==> flow/design.v <==
module detect_module 
(
    CLK, RSTn,
	 RX_Pin_In,
	 H2L_Sig
);
    input CLK;
	 input RSTn;
	 input RX_Pin_In;
	 output H2L_Sig;
	 reg H2L_F1;
	 reg H2L_F2;
	 always @ ( posedge CLK or negedge RSTn )
	     if( !RSTn )
		      begin
				    H2L_F1 <= 1'b1;
					 H2L_F2 <= 1'b1;
				end
		  else
		      begin
				    H2L_F1 <= RX_Pin_In;
					 H2L_F2 <= H2L_F1;
				end
	assign H2L_Sig = H2L_F2 & !H2L_F1;
endmodule
module rx_bps_module
(
    CLK, RSTn,
	 Count_Sig, 
	 BPS_CLK
);
    input CLK;
	 input RSTn;
	 input Count_Sig;
	 output BPS_CLK;
	 reg [12:0]Count_BPS;
	 always @ ( posedge CLK or negedge RSTn )
	    if( !RSTn )
		     Count_BPS <= 13'd0;
		 else if( Count_BPS == 13'd5207 )
		     Count_BPS <= 13'd0;
		 else if( Count_Sig )
		     Count_BPS <= Count_BPS + 1'b1;
		 else
		     Count_BPS <= 13'd0;
    assign BPS_CLK = ( Count_BPS == 12'd2604 ) ? 1'b1 : 1'b0;
endmodule
module rx_control_module
(
    CLK, RSTn,
	 H2L_Sig, RX_Pin_In, BPS_CLK, RX_En_Sig,
    Count_Sig, RX_Data, RX_Done_Sig
);
    input CLK;
	 input RSTn;
	 input H2L_Sig;
	 input RX_En_Sig;
	 input RX_Pin_In;
	 input BPS_CLK;
	 output Count_Sig;
	 output [7:0]RX_Data;
	 output RX_Done_Sig;
	 reg [3:0]i;
	 reg [7:0]rData;
	 reg isCount;
	 reg isDone;
	 always @ ( posedge CLK or negedge RSTn )
	     if( !RSTn )
		      begin 
		          i <= 4'd0;
					 rData <= 8'd0;
					 isCount <= 1'b0;
					 isDone <= 1'b0;	 
				end
		  else if( RX_En_Sig )
		      case ( i )
			       4'd0 :
					 if( H2L_Sig ) begin i <= i + 1'b1; isCount <= 1'b1; end
					 4'd1 : 
					 if( BPS_CLK ) begin i <= i + 1'b1; end
					 4'd2, 4'd3, 4'd4, 4'd5, 4'd6, 4'd7, 4'd8, 4'd9 :
					 if( BPS_CLK ) begin i <= i + 1'b1; rData[ i - 2 ] <= RX_Pin_In; end
					 4'd10 :
					 if( BPS_CLK ) begin i <= i + 1'b1; end
					 4'd11 :
					 if( BPS_CLK ) begin i <= i + 1'b1; end
					 4'd12 :
					 begin i <= i + 1'b1; isDone <= 1'b1; isCount <= 1'b0; end
					 4'd13 :
					 begin i <= 4'd0; isDone <= 1'b0; end
				endcase
	 assign Count_Sig = isCount;
	 assign RX_Data = rData;
	 assign RX_Done_Sig = isDone;
endmodule
module rx_module
(
    CLK, RSTn,
    RX_Pin_In, RX_En_Sig,
	 RX_Done_Sig, RX_Data
);
    input CLK;
	 input RSTn;
	 input RX_Pin_In;
	 input RX_En_Sig;
	 output [7:0]RX_Data;
	 output RX_Done_Sig;
	 wire H2L_Sig;
	 detect_module U1
	 (
	     .CLK( CLK ),
		  .RSTn( RSTn ),
		  .RX_Pin_In( RX_Pin_In ),     
		  .H2L_Sig( H2L_Sig )          
	 );
	 wire BPS_CLK;
	 rx_bps_module U2
	 (
	     .CLK( CLK ),
		  .RSTn( RSTn ),
		  .Count_Sig( Count_Sig ),    
		  .BPS_CLK( BPS_CLK )         
	 );
	 wire Count_Sig;
	 rx_control_module U3
	 (
	     .CLK( CLK ),
		  .RSTn( RSTn ),
		  .H2L_Sig( H2L_Sig ),       
		  .RX_En_Sig( RX_En_Sig ),   
		  .RX_Pin_In( RX_Pin_In ),   
		  .BPS_CLK( BPS_CLK ),       
		  .Count_Sig( Count_Sig ),     
		  .RX_Data( RX_Data ),         
		  .RX_Done_Sig( RX_Done_Sig )  
	 );
endmodule
module control_module
(
    CLK, RSTn,
	RX_Done_Sig,
	RX_Data,
	RX_En_Sig,
	RX_Data_Out,
	RX_Valid_Out
);
    input CLK;
	input RSTn;
	input RX_Done_Sig;
	input [7:0]RX_Data;
	output RX_En_Sig;
	output [7:0]RX_Data_Out;
	output RX_Valid_Out;
	reg [7:0]rData_0;
	reg isEn;
	reg isValid;
    always @ ( posedge CLK or negedge RSTn )
	    if( !RSTn )
		    begin rData_0 <= 8'd0; isEn <= 1'b0; isValid <= 1'b0; end
		else if( RX_Done_Sig )     
		    begin rData_0 <= RX_Data; isEn <= 1'b0; isValid <= 1'b1; end
		else begin isEn <= 1'b1; isValid <= 1'b0; end
	assign RX_Data_Out  = rData_0 ;
	assign RX_En_Sig = isEn;
	assign RX_Valid_Out = isValid;
endmodule
module rx_module_demo
(
    CLK, RSTn,
	RX_Pin_In,
	RX_Data_Out,
	RX_Valid_Out
);
    input CLK;
	input RSTn;
	input RX_Pin_In;
    output [7:0]RX_Data_Out;
    output RX_Valid_Out;
	wire RX_Done_Sig;
	wire [7:0]RX_Data;
	rx_module U1
	(
	    .CLK( CLK ),
		.RSTn( RSTn ),
		.RX_Pin_In( RX_Pin_In ),    
		.RX_En_Sig( RX_En_Sig ),    
		.RX_Done_Sig( RX_Done_Sig ),   
		.RX_Data( RX_Data )            
	);
	wire RX_En_Sig;
	wire [7:0]Output_Data;
	wire Output_Valid;
	control_module U2
	(
	    .CLK( CLK ),
	    .RSTn( RSTn ),
		.RX_Done_Sig( RX_Done_Sig ),   
		.RX_Data( RX_Data ),           
		.RX_En_Sig( RX_En_Sig ),       
		.RX_Data_Out( Output_Data ),   
		.RX_Valid_Out( Output_Valid )  
	);
	 assign RX_Data_Out = Output_Data;
	 assign RX_Valid_Out = Output_Valid;
endmodule
module data_pro
(
	input clk,
	input rstn,
	input [7:0] data_in,
	input data_valid,
	output [15:0] delay_set_a, 
	output [15:0] delay_set_b,
	output [15:0] delay_set_c, 
	output [15:0] delay_set_d,
	output [15:0] duty_cycle,
	output [15:0] sub_clk_feq,
	output [15:0] sub_clk_scl
);
	reg [7:0] funct;
	reg [15:0] data;
	reg [1:0] state;
	reg update;
	reg [15:0] delay_set_a_reg;
	reg [15:0] delay_set_b_reg;
	reg [15:0] delay_set_c_reg;
	reg [15:0] delay_set_d_reg;
	reg [15:0] duty_cycle_reg;
	reg [15:0] sub_clk_feq_reg;
	reg [15:0] sub_clk_scl_reg;
	always @(posedge clk or negedge rstn) begin		 
		if (!rstn) begin
			funct <= 8'd0;
			data <= 15'd0;
			state <= 2'd0;
			update <= 1'b0;
		end
		else if (data_valid) begin
			case (state)							 
				2'd0: begin					 
					funct <= data_in;
					state <= state + 1;
					update <= 1'b0;
				end
				2'd1: begin					 
					data[15:8] <= data_in;
					state <= state +1;
					update <= 1'b0;
				end
				2'd2: begin 					 
					data[7:0] <= data_in;
					state <= 2'd0;
					update <= 1'b1;
				end
				default: begin
					funct <= 8'd0;
					data[15:0] <= 15'd0;
					state <= 2'd0;
					update <= 1'b0;
				end
			endcase
		end
		else begin
			update <= 1'b0;
		end
	end
	always @(posedge clk or negedge rstn) begin		 
		if (!rstn) begin
			delay_set_a_reg <= 15'd0;				 
			delay_set_b_reg <= 15'd10;
			delay_set_c_reg <= 15'd20;
			delay_set_d_reg <= 15'd30;
			duty_cycle_reg <= 15'd5;
			sub_clk_scl_reg <= 15'd1000;
			sub_clk_feq_reg <= 15'd10;
		end
		else if (update) begin
			case (funct)
				8'd65: delay_set_a_reg <= data;
				8'd66: delay_set_b_reg <= data;
				8'd67: delay_set_c_reg <= data;
				8'd68: delay_set_d_reg <= data;
				8'd69: duty_cycle_reg <= data;
				8'd70: if (data != 16'd0) sub_clk_feq_reg <= data;	 
				8'd83: if (data != 16'd0) sub_clk_scl_reg <= data;
				8'd0: ;
				default: ;
			endcase
		end
	end
	assign delay_set_a = delay_set_a_reg;
	assign delay_set_b = delay_set_b_reg;
	assign delay_set_c = delay_set_c_reg;
	assign delay_set_d = delay_set_d_reg;
	assign duty_cycle = duty_cycle_reg;
	assign sub_clk_feq = sub_clk_feq_reg;
	assign sub_clk_scl = sub_clk_scl_reg;
endmodule
module ch_output_module
(
	input clk,
	input rstn,
	input [15:0] sub_clk_feq,
	input [15:0] sub_clk_scl,
	input [15:0] duty_cycle,
	input [15:0] delay_set,
	output ch_output
);
	reg ch_output_reg;
	reg [15:0] sub_clk_count;
	reg [15:0] subsub_clk_count;
	reg [15:0] subsub_count;
	wire [15:0] sub_clk_sum;
	wire [15:0] subsub_clk_sum;
	assign sub_clk_sum = 50000000 / sub_clk_feq;
	assign subsub_clk_sum = 50000000 / sub_clk_scl;
	always @(posedge clk or negedge rstn) begin 
		if (!rstn) begin
			ch_output_reg <= 0;
			sub_clk_count <= 0;
			subsub_clk_count <=0;
			subsub_count <= 0;
		end else if (sub_clk_count >= sub_clk_sum) begin
			sub_clk_count <= 0;
			subsub_clk_count <= 0;
			subsub_count <=0;
			if (delay_set == 0) begin 
				ch_output_reg <= 1;
			end else begin
				ch_output_reg <= 0;
			end
		end else if (subsub_clk_count >= subsub_clk_sum) begin
			subsub_clk_count <= 0;
			subsub_count <= subsub_count + 1;
			if ( (subsub_count < delay_set - 1) & (delay_set != 0) ) begin
				ch_output_reg <= 0;
			end else if (subsub_count < (delay_set + duty_cycle - 1) ) begin 
				ch_output_reg <= 1;
			end else if (subsub_count >= (delay_set + duty_cycle - 1) ) begin 
				ch_output_reg <= 0;
			end
		end else begin
			sub_clk_count <= sub_clk_count + 1;
			subsub_clk_count <= subsub_clk_count + 1;
		end
	end
	assign ch_output = ch_output_reg;
endmodule
module abcd_output
(
	input clk,						 
	input rstn,
	input rx_pin_in,
	output ch_a_output, ch_b_output, ch_c_output, ch_d_output
);
	wire [7:0] rx_data_out;			 
	wire rx_valid;					 
	wire [15:0] delay_set_a;		 
	wire [15:0] delay_set_b;
	wire [15:0] delay_set_c;
	wire [15:0] delay_set_d;		
	wire [15:0] duty_cycle;			 
	wire [15:0] sub_clk_feq;
	wire [15:0] sub_clk_scl;
	rx_module_demo u1				 
	(
		.CLK(clk),
		.RSTn(rstn),
		.RX_Pin_In(rx_pin_in),		 
		.RX_Data_Out(rx_data_out),	 
		.RX_Valid_Out(rx_valid)
	);
	data_pro u2						 
	(
		.clk(clk),
		.rstn(rstn),
		.data_in(rx_data_out),		 
		.data_valid(rx_valid),
		.delay_set_a(delay_set_a),	 
		.delay_set_b(delay_set_b),
		.delay_set_c(delay_set_c),
		.delay_set_d(delay_set_d),
		.duty_cycle(duty_cycle),	 
		.sub_clk_feq(sub_clk_feq),	 
		.sub_clk_scl(sub_clk_scl)	 
	);
	ch_output_module u_a
	(
		.clk(clk),
		.sub_clk_feq(sub_clk_feq),
		.sub_clk_scl(sub_clk_scl),
		.rstn(rstn),
		.delay_set(delay_set_a),
		.duty_cycle(duty_cycle),
		.ch_output(ch_a_output)
	);
	ch_output_module u_b
	(
		.clk(clk),
		.sub_clk_feq(sub_clk_feq),
		.sub_clk_scl(sub_clk_scl),
		.rstn(rstn),
		.delay_set(delay_set_b),
		.duty_cycle(duty_cycle),
		.ch_output(ch_b_output)
	);
	ch_output_module u_c
	(
		.clk(clk),
		.sub_clk_feq(sub_clk_feq),
		.sub_clk_scl(sub_clk_scl),
		.rstn(rstn),
		.delay_set(delay_set_c),
		.duty_cycle(duty_cycle),
		.ch_output(ch_c_output)
	);
	ch_output_module u_d
	(
		.clk(clk),
		.sub_clk_feq(sub_clk_feq),
		.sub_clk_scl(sub_clk_scl),
		.rstn(rstn),
		.delay_set(delay_set_d),
		.duty_cycle(duty_cycle),
		.ch_output(ch_d_output)
	);
endmodule
# Step by step through the tools: abcd_output
# Tool output for the design above before and after an edit, in the order of the flow.
# Lines under "orig" count in the file above, lines under "edited" in the edited file.
# "delta": "edited" minus "orig" as printed here. "rel_change_pct": 100 x difference / "orig".
# Operators: Yosys type, input widths -> output width; for muxes data width and select width s.
# Library cell names are shortened.
inputs:
  top_module: "abcd_output"
  clock_port: "clk"
  library: "sky130hd"
  pvt_corner: "tt_025C_1v80"

# Edit of the RTL
# The edit as a unified diff against the file above.
# A script made this edit. It was not meant as an optimisation and need not keep what the design does.
# begin of diff
@@ -282,5 +282,5 @@
 				8'd68: delay_set_d_reg <= data;
 				8'd69: duty_cycle_reg <= data;
-				8'd70: if (data != 16'd0) sub_clk_feq_reg <= data;	 
+				8'd70: sub_clk_feq_reg <= data;	 
 				8'd83: if (data != 16'd0) sub_clk_scl_reg <= data;
 				8'd0: ;
# end of diff

# Elaborated design
# Counts by Yosys on the flattened word-level netlist (proc, flatten, opt, wreduce; memories kept). Register bits leave out memories and registers merged into their read ports (data or address). Print and check cells are left out. Cells with the same type and inputs are merged into one.
classes:
  columns: ["item", "orig", "edited", "delta", "rel_change_pct"]
  rows:
  - ["reduce_and_logical", 46, 46, 0, 0.00]
  - ["n_div", 2, 2, 0, 0.00]
  - ["muxes", 65, 65, 0, 0.00]
  - ["equal", 30, 30, 0, 0.00]
  - ["cmp", 20, 20, 0, 0.00]
  - ["logic", 11, 11, 0, 0.00]
  - ["shift", 2, 2, 0, 0.00]
  - ["add_sub_neg", 29, 29, 0, 0.00]
  - ["n_mul", 0, 0, 0, null]
op_table:
  columns: ["cell", "orig", "edited", "delta", "rel_change_pct"]
  rows:
  - ["$reduce_and 2->1", 13, 14, 1, 7.69]
  - ["$reduce_and 3->1", 4, 3, -1, -25.00]
  - ["$mux 1", 30, 30, 0, 0.00]
  - ["$mux 16", 24, 24, 0, 0.00]
  - ["$add 16x1->16 const B", 12, 12, 0, 0.00]
  - ["$ge 16x16->1", 8, 8, 0, 0.00]
  - ["$lt 16x32->1", 8, 8, 0, 0.00]
  - ["$eq 8x7->1 const B", 7, 7, 0, 0.00]
  - ["$eq 4x4->1 const B", 6, 6, 0, 0.00]
  - ["$reduce_bool 2->1", 6, 6, 0, 0.00]
  - ["$and 1x1->1", 5, 5, 0, 0.00]
  - ["$ne 2x1->1 const B", 5, 5, 0, 0.00]
  - ["$reduce_bool 16->1", 5, 5, 0, 0.00]
  - ["$add 16x16->17", 4, 4, 0, 0.00]
  - ["$eq 4x3->1 const B", 4, 4, 0, 0.00]
  - ["$ge 16x32->1", 4, 4, 0, 0.00]
  - ["$logic_not 16->1", 4, 4, 0, 0.00]
  - ["$reduce_bool 4->1", 4, 4, 0, 0.00]
  - ["$sub 16x1->17 const B", 4, 4, 0, 0.00]
  - ["$sub 32x1->32 const B", 4, 4, 0, 0.00]
  - ["$not 1->1", 3, 3, 0, 0.00]
  - ["$pmux 8 s2", 3, 3, 0, 0.00]
  - ["$reduce_or 2->1", 3, 3, 0, 0.00]
  - ["$div 26x16->32 const A", 2, 2, 0, 0.00]
  - ["$eq 4x2->1 const B", 2, 2, 0, 0.00]
  - ["$mux 13", 2, 2, 0, 0.00]
  - ["$mux 4", 2, 2, 0, 0.00]
  - ["$pmux 1 s2", 2, 2, 0, 0.00]
# The list need not be complete.
word_totals:
  columns: ["item", "orig", "edited", "delta", "rel_change_pct"]
  rows:
  - ["clocked_rd_ports_x_width", 0, 0, 0, null]
  - ["ram_bits", 0, 0, 0, null]
  - ["mem_count", 0, 0, 0, null]
  - ["mem_bits_ro", 0, 0, 0, null]
  - ["in_bits", 3, 3, 0, 0.00]
  - ["register_bits", 374, 374, 0, 0.00]
  - ["output_inout_bits", 4, 4, 0, 0.00]
  - ["latch_bits", 0, 0, 0, null]

# Longest topological paths
# Depth = most cells in a row (Yosys ltp): at word level without a register or memory, in the mapped netlist without a sequential cell, where the memories' decode and read muxes count.
logic_depth:
  columns: ["item", "orig", "edited", "delta", "rel_change_pct"]
  rows:
  - ["word_depth", 8, 8, 0, 0.00]
  - ["ABC_AREA", "0", "0", null, null]
  - ["depth_mapped", 504, 497, -7, -1.39]
  - ["ltp_nobuf", 453, 456, 3, 0.66]

# After synthesis
# The flow's flattened synthesis, as Yosys stat reports it; memories are mapped. The netlist is that of the ABC_AREA named above (0 if unset); the other value can give another one.
by_type:
  columns: ["type", "orig", "edited", "delta", "rel_change_pct"]
  rows:
  - ["nor2_1", 998, 1071, 73, 7.31]
  - ["and2_1", 93, 130, 37, 39.78]
  - ["nand2_1", 841, 806, -35, -4.16]
  - ["o21ai_0", 682, 647, -35, -5.13]
  - ["clkbuf_1", 187, 152, -35, -18.72]
  - ["mux2_2", 252, 280, 28, 11.11]
  - ["a21oi_1", 765, 790, 25, 3.27]
  - ["nand3_1", 304, 328, 24, 7.89]
  - ["nand2b_1", 275, 295, 20, 7.27]
  - ["or3_1", 97, 116, 19, 19.59]
  - ["nor4_1", 92, 73, -19, -20.65]
  - ["a21o_1", 335, 317, -18, -5.37]
  - ["nand4_1", 114, 97, -17, -14.91]
  - ["o211ai_1", 108, 92, -16, -14.81]
  - ["or2_2", 73, 60, -13, -17.81]
  - ["o21ai_1", 32, 45, 13, 40.62]
  - ["o21a_1", 172, 184, 12, 6.98]
  - ["o211a_1", 18, 30, 12, 66.67]
# The list need not be complete.
synth_totals:
  columns: ["item", "orig", "edited", "delta", "rel_change_pct"]
  rows:
  - ["buf_cells", 273, 254, -19, -6.96]
  - ["seqArea_mm2", 0.009384, 0.009384, 0.000000, 0.00]
  - ["stdcells", 9973, 10083, 110, 1.10]
  - ["yosys_area_mm2", 0.0741524, 0.0751008, 0.0009484, 1.28]
  - ["ff_cells", 374, 374, 0, 0.00]
# The figures by module come from a second, unflattened synthesis with its own total; it is not the netlist above.
unflattened:
  columns: ["item", "orig", "edited", "delta", "rel_change_pct"]
  rows:
  - ["cells_unflattened", 31642, 31627, -15, -0.05]
  - ["area_unflattened_mm2", 0.2256977, 0.2255638, -0.0001339, -0.06]
# Rows give one instance, submodules left out.
modules_orig:
  columns: ["mod", "n_inst", "area_mm2", "n_cells"]
  rows:
  - ["ch_output_module", 4, 0.0544259, 7758]
  - ["data_pro", 1, 0.005703, 392]
  - ["rx_control_module", 1, 0.0011011, 120]
  - ["rx_bps_module", 1, 0.0007382, 75]
  - ["control_module", 1, 0.0003854, 20]
  - ["detect_module", 1, 0.0000663, 3]
  - ["abcd_output", 1, 0, 0]
  - ["rx_module", 1, 0, 0]
  - ["rx_module_demo", 1, 0, 0]
modules_edited:
  columns: ["mod", "n_inst", "area_mm2", "n_cells"]
  rows:
  - ["ch_output_module", 4, 0.0544259, 7758]
  - ["data_pro", 1, 0.0055691, 377]
  - ["rx_control_module", 1, 0.0011011, 120]
  - ["rx_bps_module", 1, 0.0007382, 75]
  - ["control_module", 1, 0.0003854, 20]
  - ["detect_module", 1, 0.0000663, 3]
  - ["abcd_output", 1, 0, 0]
  - ["rx_module", 1, 0, 0]
  - ["rx_module_demo", 1, 0, 0]

# Worst setup path after synthesis
# OpenSTA on the mapped netlist: ideal clock, no wires. The path of least setup slack (recovery checks aside). Input and output delay are each 20% of the period. Register names are those of the netlist, which keeps one name where synthesis merged equal registers.
synth_path:
  columns: ["item", "orig", "edited", "delta", "rel_change_pct"]
  rows:
  - ["kind", "register to register", "register to register", null, null]
  - ["start", "reg u2.sub_clk_scl_reg[0]", "reg u2.sub_clk_scl_reg[0]", null, null]
  - ["end", "reg u_a.sub_clk_count[13]", "reg u_a.sub_clk_count[15]", null, null]
  - ["path_delay_ns", 90.948, 88.571, -2.377, -2.61]
  - ["t_arrival_ns", 90.816, 88.439, -2.377, -2.62]
  - ["slack_ns", 19.052, 21.430, 2.378, null]
  - ["stages", 483, 472, -11, -2.28]
  - ["t_required_ns", 109.868, 109.868, 0.000, 0.00]
  - ["setup_ns", 0.132, 0.132, 0.000, null]
  - ["clock_period_ns", 110.0, 110.0, 0.0, 0.00]
  - ["synth_period_reached_ns", 90.948, 88.57, -2.378, -2.61]
# "path_delay_ns" is the arrival time less input delay plus setup time.
# "stages" counts driving pins, that of a launching flip-flop among them; a cell with two outputs on the path counts twice.
# "synth_period_reached_ns" = period - worst setup slack (recovery checks aside). The figure is calculated, with input and output delays left at 20% of the set period.
# Between the ends stands the longest chain of elaborated cells between them, by number of cells; it is not shown to be the way that was timed. Of several equally long chains one is given.
# Each line given opens the expression or statement behind the cell; cells for indexed reads and writes are added by Yosys, which also makes memories of some case tables.
# A register here has more assigning lines than the two given.
synth_via_orig:
  cell_sequence: "dfrtp_1 > buf_4 > buf_4 > clkbuf_1 > inv_1 > clkbuf_1 > buf_1 > ha_1 > clkbuf_1 > nor4b_1 > nand2_1 > nor2_1 > ha_1 > xor2_1 > a32oi_1 > nor2_1 > ha_1 > a21oi_1 > [447 not listed] > o21ai_0 > nand2b_1 > a21oi_1 > nor2b_1 > o21ai_0 > nand2b_1 > a21oi_1 > nor2b_1 > o21ai_0 > nand2b_1 > a21oi_1 > clkbuf_1 > and3_1 > nand4_1 > nor2_1 > nand3_1 > xor2_1 > nor2_1"
  elab_chain_cells: 4
  cone_cells: 5
  lines_between: 3
synth_rtl_orig:
  columns: ["item", "line", "text"]
  rows:
  - ["start: declaration", 230, "reg [15:0] sub_clk_scl_reg;"]
  - ["start: assignment", 274, "sub_clk_scl_reg <= 15'd1000;"]
  - ["start: assignment", 285, "8'd83: if (data != 16'd0) sub_clk_scl_reg <= data;"]
  - ["$div 26x16->32", 316, "assign subsub_clk_sum = 50000000 / sub_clk_scl;"]
  - ["$ge 16x16->1", 332, "end else if (subsub_clk_count >= subsub_clk_sum) begin"]
  - ["$mux 16", 332, null]
  - ["$mux 16", 323, "end else if (sub_clk_count >= sub_clk_sum) begin"]
  - ["end: assignment", 324, "sub_clk_count <= 0;"]
  - ["end: assignment", 343, "sub_clk_count <= sub_clk_count + 1;"]
  - ["end: declaration", 310, "reg [15:0] sub_clk_count;"]
synth_via_edited:
  cell_sequence: "dfrtp_1 > buf_2 > buf_1 > clkbuf_1 > inv_1 > clkbuf_1 > clkbuf_1 > buf_1 > ha_1 > buf_2 > clkbuf_1 > nand2_1 > nor3_1 > ha_1 > and3_1 > a221oi_1 > nor2_1 > ha_1 > [436 not listed] > o21ai_0 > nand2b_1 > a21oi_1 > nor2b_1 > o21ai_0 > nand2b_1 > a21oi_1 > nor2b_1 > o21ai_0 > nand2b_1 > a21oi_1 > clkbuf_1 > and3_1 > and4_1 > clkbuf_1 > nand4_1 > xor2_1 > nor2_1"
  elab_chain_cells: 4
  cone_cells: 5
  lines_between: 3
synth_rtl_edited:
  columns: ["item", "line", "text"]
  rows:
  - ["start: declaration", 230, "reg [15:0] sub_clk_scl_reg;"]
  - ["start: assignment", 274, "sub_clk_scl_reg <= 15'd1000;"]
  - ["start: assignment", 285, "8'd83: if (data != 16'd0) sub_clk_scl_reg <= data;"]
  - ["$div 26x16->32", 316, "assign subsub_clk_sum = 50000000 / sub_clk_scl;"]
  - ["$ge 16x16->1", 332, "end else if (subsub_clk_count >= subsub_clk_sum) begin"]
  - ["$mux 16", 332, null]
  - ["$mux 16", 323, "end else if (sub_clk_count >= sub_clk_sum) begin"]
  - ["end: assignment", 324, "sub_clk_count <= 0;"]
  - ["end: assignment", 343, "sub_clk_count <= sub_clk_count + 1;"]
  - ["end: declaration", 310, "reg [15:0] sub_clk_count;"]

# Worst path after layout
# Path of least setup slack in the final report of the runs of set A (OpenROAD, finished layout, wires in). Where an end is a register, its clock arrival counts in the times.
layout_path:
  columns: ["item", "orig", "edited", "delta", "rel_change_pct"]
  rows:
  - ["kind", "register to register", "register to register", null, null]
  - ["start", "reg u2.sub_clk_scl_reg[0]", "reg u2.sub_clk_scl_reg[0]", null, null]
  - ["end", "reg u_a.sub_clk_count[15]", "reg u_c.sub_clk_count[13]", null, null]
  - ["clock_period_ns", 104.0, 104.0, 0.0, 0.00]
  - ["stages", 441, 450, 9, 2.04]
  - ["setup_ns", 0.13, 0.13, 0.00, null]
  - ["slack_ns", 8.37, 8.02, -0.35, null]
  - ["t_required_ns", 104.49, 104.48, -0.01, -0.01]
  - ["t_arrival_ns", 96.11, 96.45, 0.34, 0.35]
# Between the ends stands the longest chain of elaborated cells between them, by number of cells; it is not shown to be the way that was timed. Of several equally long chains one is given.
# A register here has more assigning lines than the two given.
layout_via_orig:
  cell_sequence: "dfrtp_2 > inv_1 > ha_2 > nor4b_2 > nand2_1 > nor2_1 > ha_1 > xor2_1 > a32oi_1 > nor2_1 > ha_1 > a21oi_1 > a21o_1 > nor3_1 > nor2_1 > nor2_1 > ha_1 > o21ai_1 > [405 not listed] > nor2b_1 > o21ai_0 > nand2b_1 > a21oi_1 > nor2b_1 > o21ai_0 > nand2b_1 > a21oi_1 > nor2b_1 > o21ai_0 > nand2b_1 > a21oi_2 > and3_1 > nand4_1 > nor2_2 > nand3_1 > xor2_1 > nor2_1"
  elab_chain_cells: 4
  cone_cells: 5
  lines_between: 3
layout_rtl_orig:
  columns: ["item", "line", "text"]
  rows:
  - ["start: declaration", 230, "reg [15:0] sub_clk_scl_reg;"]
  - ["start: assignment", 274, "sub_clk_scl_reg <= 15'd1000;"]
  - ["start: assignment", 285, "8'd83: if (data != 16'd0) sub_clk_scl_reg <= data;"]
  - ["$div 26x16->32", 316, "assign subsub_clk_sum = 50000000 / sub_clk_scl;"]
  - ["$ge 16x16->1", 332, "end else if (subsub_clk_count >= subsub_clk_sum) begin"]
  - ["$mux 16", 332, null]
  - ["$mux 16", 323, "end else if (sub_clk_count >= sub_clk_sum) begin"]
  - ["end: assignment", 324, "sub_clk_count <= 0;"]
  - ["end: assignment", 343, "sub_clk_count <= sub_clk_count + 1;"]
  - ["end: declaration", 310, "reg [15:0] sub_clk_count;"]
layout_via_edited:
  cell_sequence: "dfrtp_2 > inv_1 > buf_6 > ha_1 > buf_4 > nand2_1 > nor3_1 > ha_1 > and3_1 > a221oi_1 > nor2_1 > ha_1 > and3b_1 > or3_1 > and2_1 > mux2_2 > ha_1 > o21ai_0 > [414 not listed] > o21ai_0 > nand2b_1 > a21oi_1 > nor2b_1 > o21ai_0 > nand2b_1 > a21oi_1 > nor2b_1 > o21ai_0 > nand2b_1 > a21oi_2 > buf_4 > and3_1 > nand4_1 > nor2_1 > nand3_1 > xor2_1 > nor2_1"
  elab_chain_cells: 4
  cone_cells: 5
  lines_between: 3
layout_rtl_edited:
  columns: ["item", "line", "text"]
  rows:
  - ["start: declaration", 230, "reg [15:0] sub_clk_scl_reg;"]
  - ["start: assignment", 274, "sub_clk_scl_reg <= 15'd1000;"]
  - ["start: assignment", 285, "8'd83: if (data != 16'd0) sub_clk_scl_reg <= data;"]
  - ["$div 26x16->32", 316, "assign subsub_clk_sum = 50000000 / sub_clk_scl;"]
  - ["$ge 16x16->1", 332, "end else if (subsub_clk_count >= subsub_clk_sum) begin"]
  - ["$mux 16", 332, null]
  - ["$mux 16", 323, "end else if (sub_clk_count >= sub_clk_sum) begin"]
  - ["end: assignment", 324, "sub_clk_count <= 0;"]
  - ["end: assignment", 343, "sub_clk_count <= sub_clk_count + 1;"]
  - ["end: declaration", 310, "reg [15:0] sub_clk_count;"]

# Flow runs
# Both versions went through the flow (Yosys, OpenROAD) with the same settings in each pair. Constraints: input delay and output delay 20% of the set period each, output load 0.01 pF.
settings_set_A:
  period_ns: 104.0
  CAP_MARGIN: 20
  CORE_MARGIN: 2
  CORE_UTILIZATION: 40
  SLEW_MARGIN: 20
results_set_A:
  columns: ["item", "orig", "edited", "delta", "rel_change_pct"]
  rows:
  - ["die_mm2", 0.188842, 0.191236, 0.002394, 1.27]
  - ["timing.setup.ws_ns", 8.374, 8.025, -0.349, null]
  - ["timing.setup.tns_ns", 0.000, 0.000, 0.000, null]
  - ["achievedPeriod_ns", 95.626, 95.975, 0.349, 0.36]
  - ["finish.utilization_pct", 42.8, 42.8, 0.0, null]
  - ["design_power_mw", 0.3866, 0.3848, -0.0018, -0.47]
  - ["stdcell_area_mm2", 0.0790783, 0.080073, 0.0009947, 1.26]
  - ["final_hold_ws_ns", 0.363, 0.367, 0.004, null]
  - ["yosys.chip_area_mm2", 0.0741524, 0.0751008, 0.0009484, 1.28]
settings_set_B:
  ABC_AREA: 1
  CORE_ASPECT_RATIO: 0.63
  CORE_UTILIZATION: 18
  CTS_CLUSTER_SIZE: 85
  PLACE_DENSITY: 0.68
  SETUP_SLACK_MARGIN: 3.8
  TNS_END_PERCENT: 40
  period_ns: 60.7
  CAP_MARGIN: 20
  CORE_MARGIN: 2
  SLEW_MARGIN: 20
results_set_B:
  columns: ["item", "orig", "edited", "delta", "rel_change_pct"]
  rows:
  - ["die_mm2", 0.429379, 0.421563, -0.007816, -1.82]
  - ["timing.setup.ws_ns", 2.090, 0.742, -1.348, null]
  - ["timing.setup.tns_ns", 0.000, 0.000, 0.000, null]
  - ["achievedPeriod_ns", 58.610, 59.958, 1.348, 2.30]
  - ["finish.utilization_pct", 24.6, 25.2, 0.6, null]
  - ["stdcell_area_mm2", 0.103518, 0.104685, 0.001167, 1.13]
  - ["final_hold_ws_ns", 0.370, 0.369, -0.001, null]
  - ["yosys.chip_area_mm2", 0.0763232, 0.0749244, -0.0013988, -1.83]
# "achievedPeriod_ns" means the clock period less the worst setup slack. The figure is calculated, with input and output delays left at 20% of the set period.
# By "design_power_mw" is meant OpenSTA's value without simulated activity: inputs other than the clock are taken to toggle once in ten clock periods, and the tool carries that through the logic.
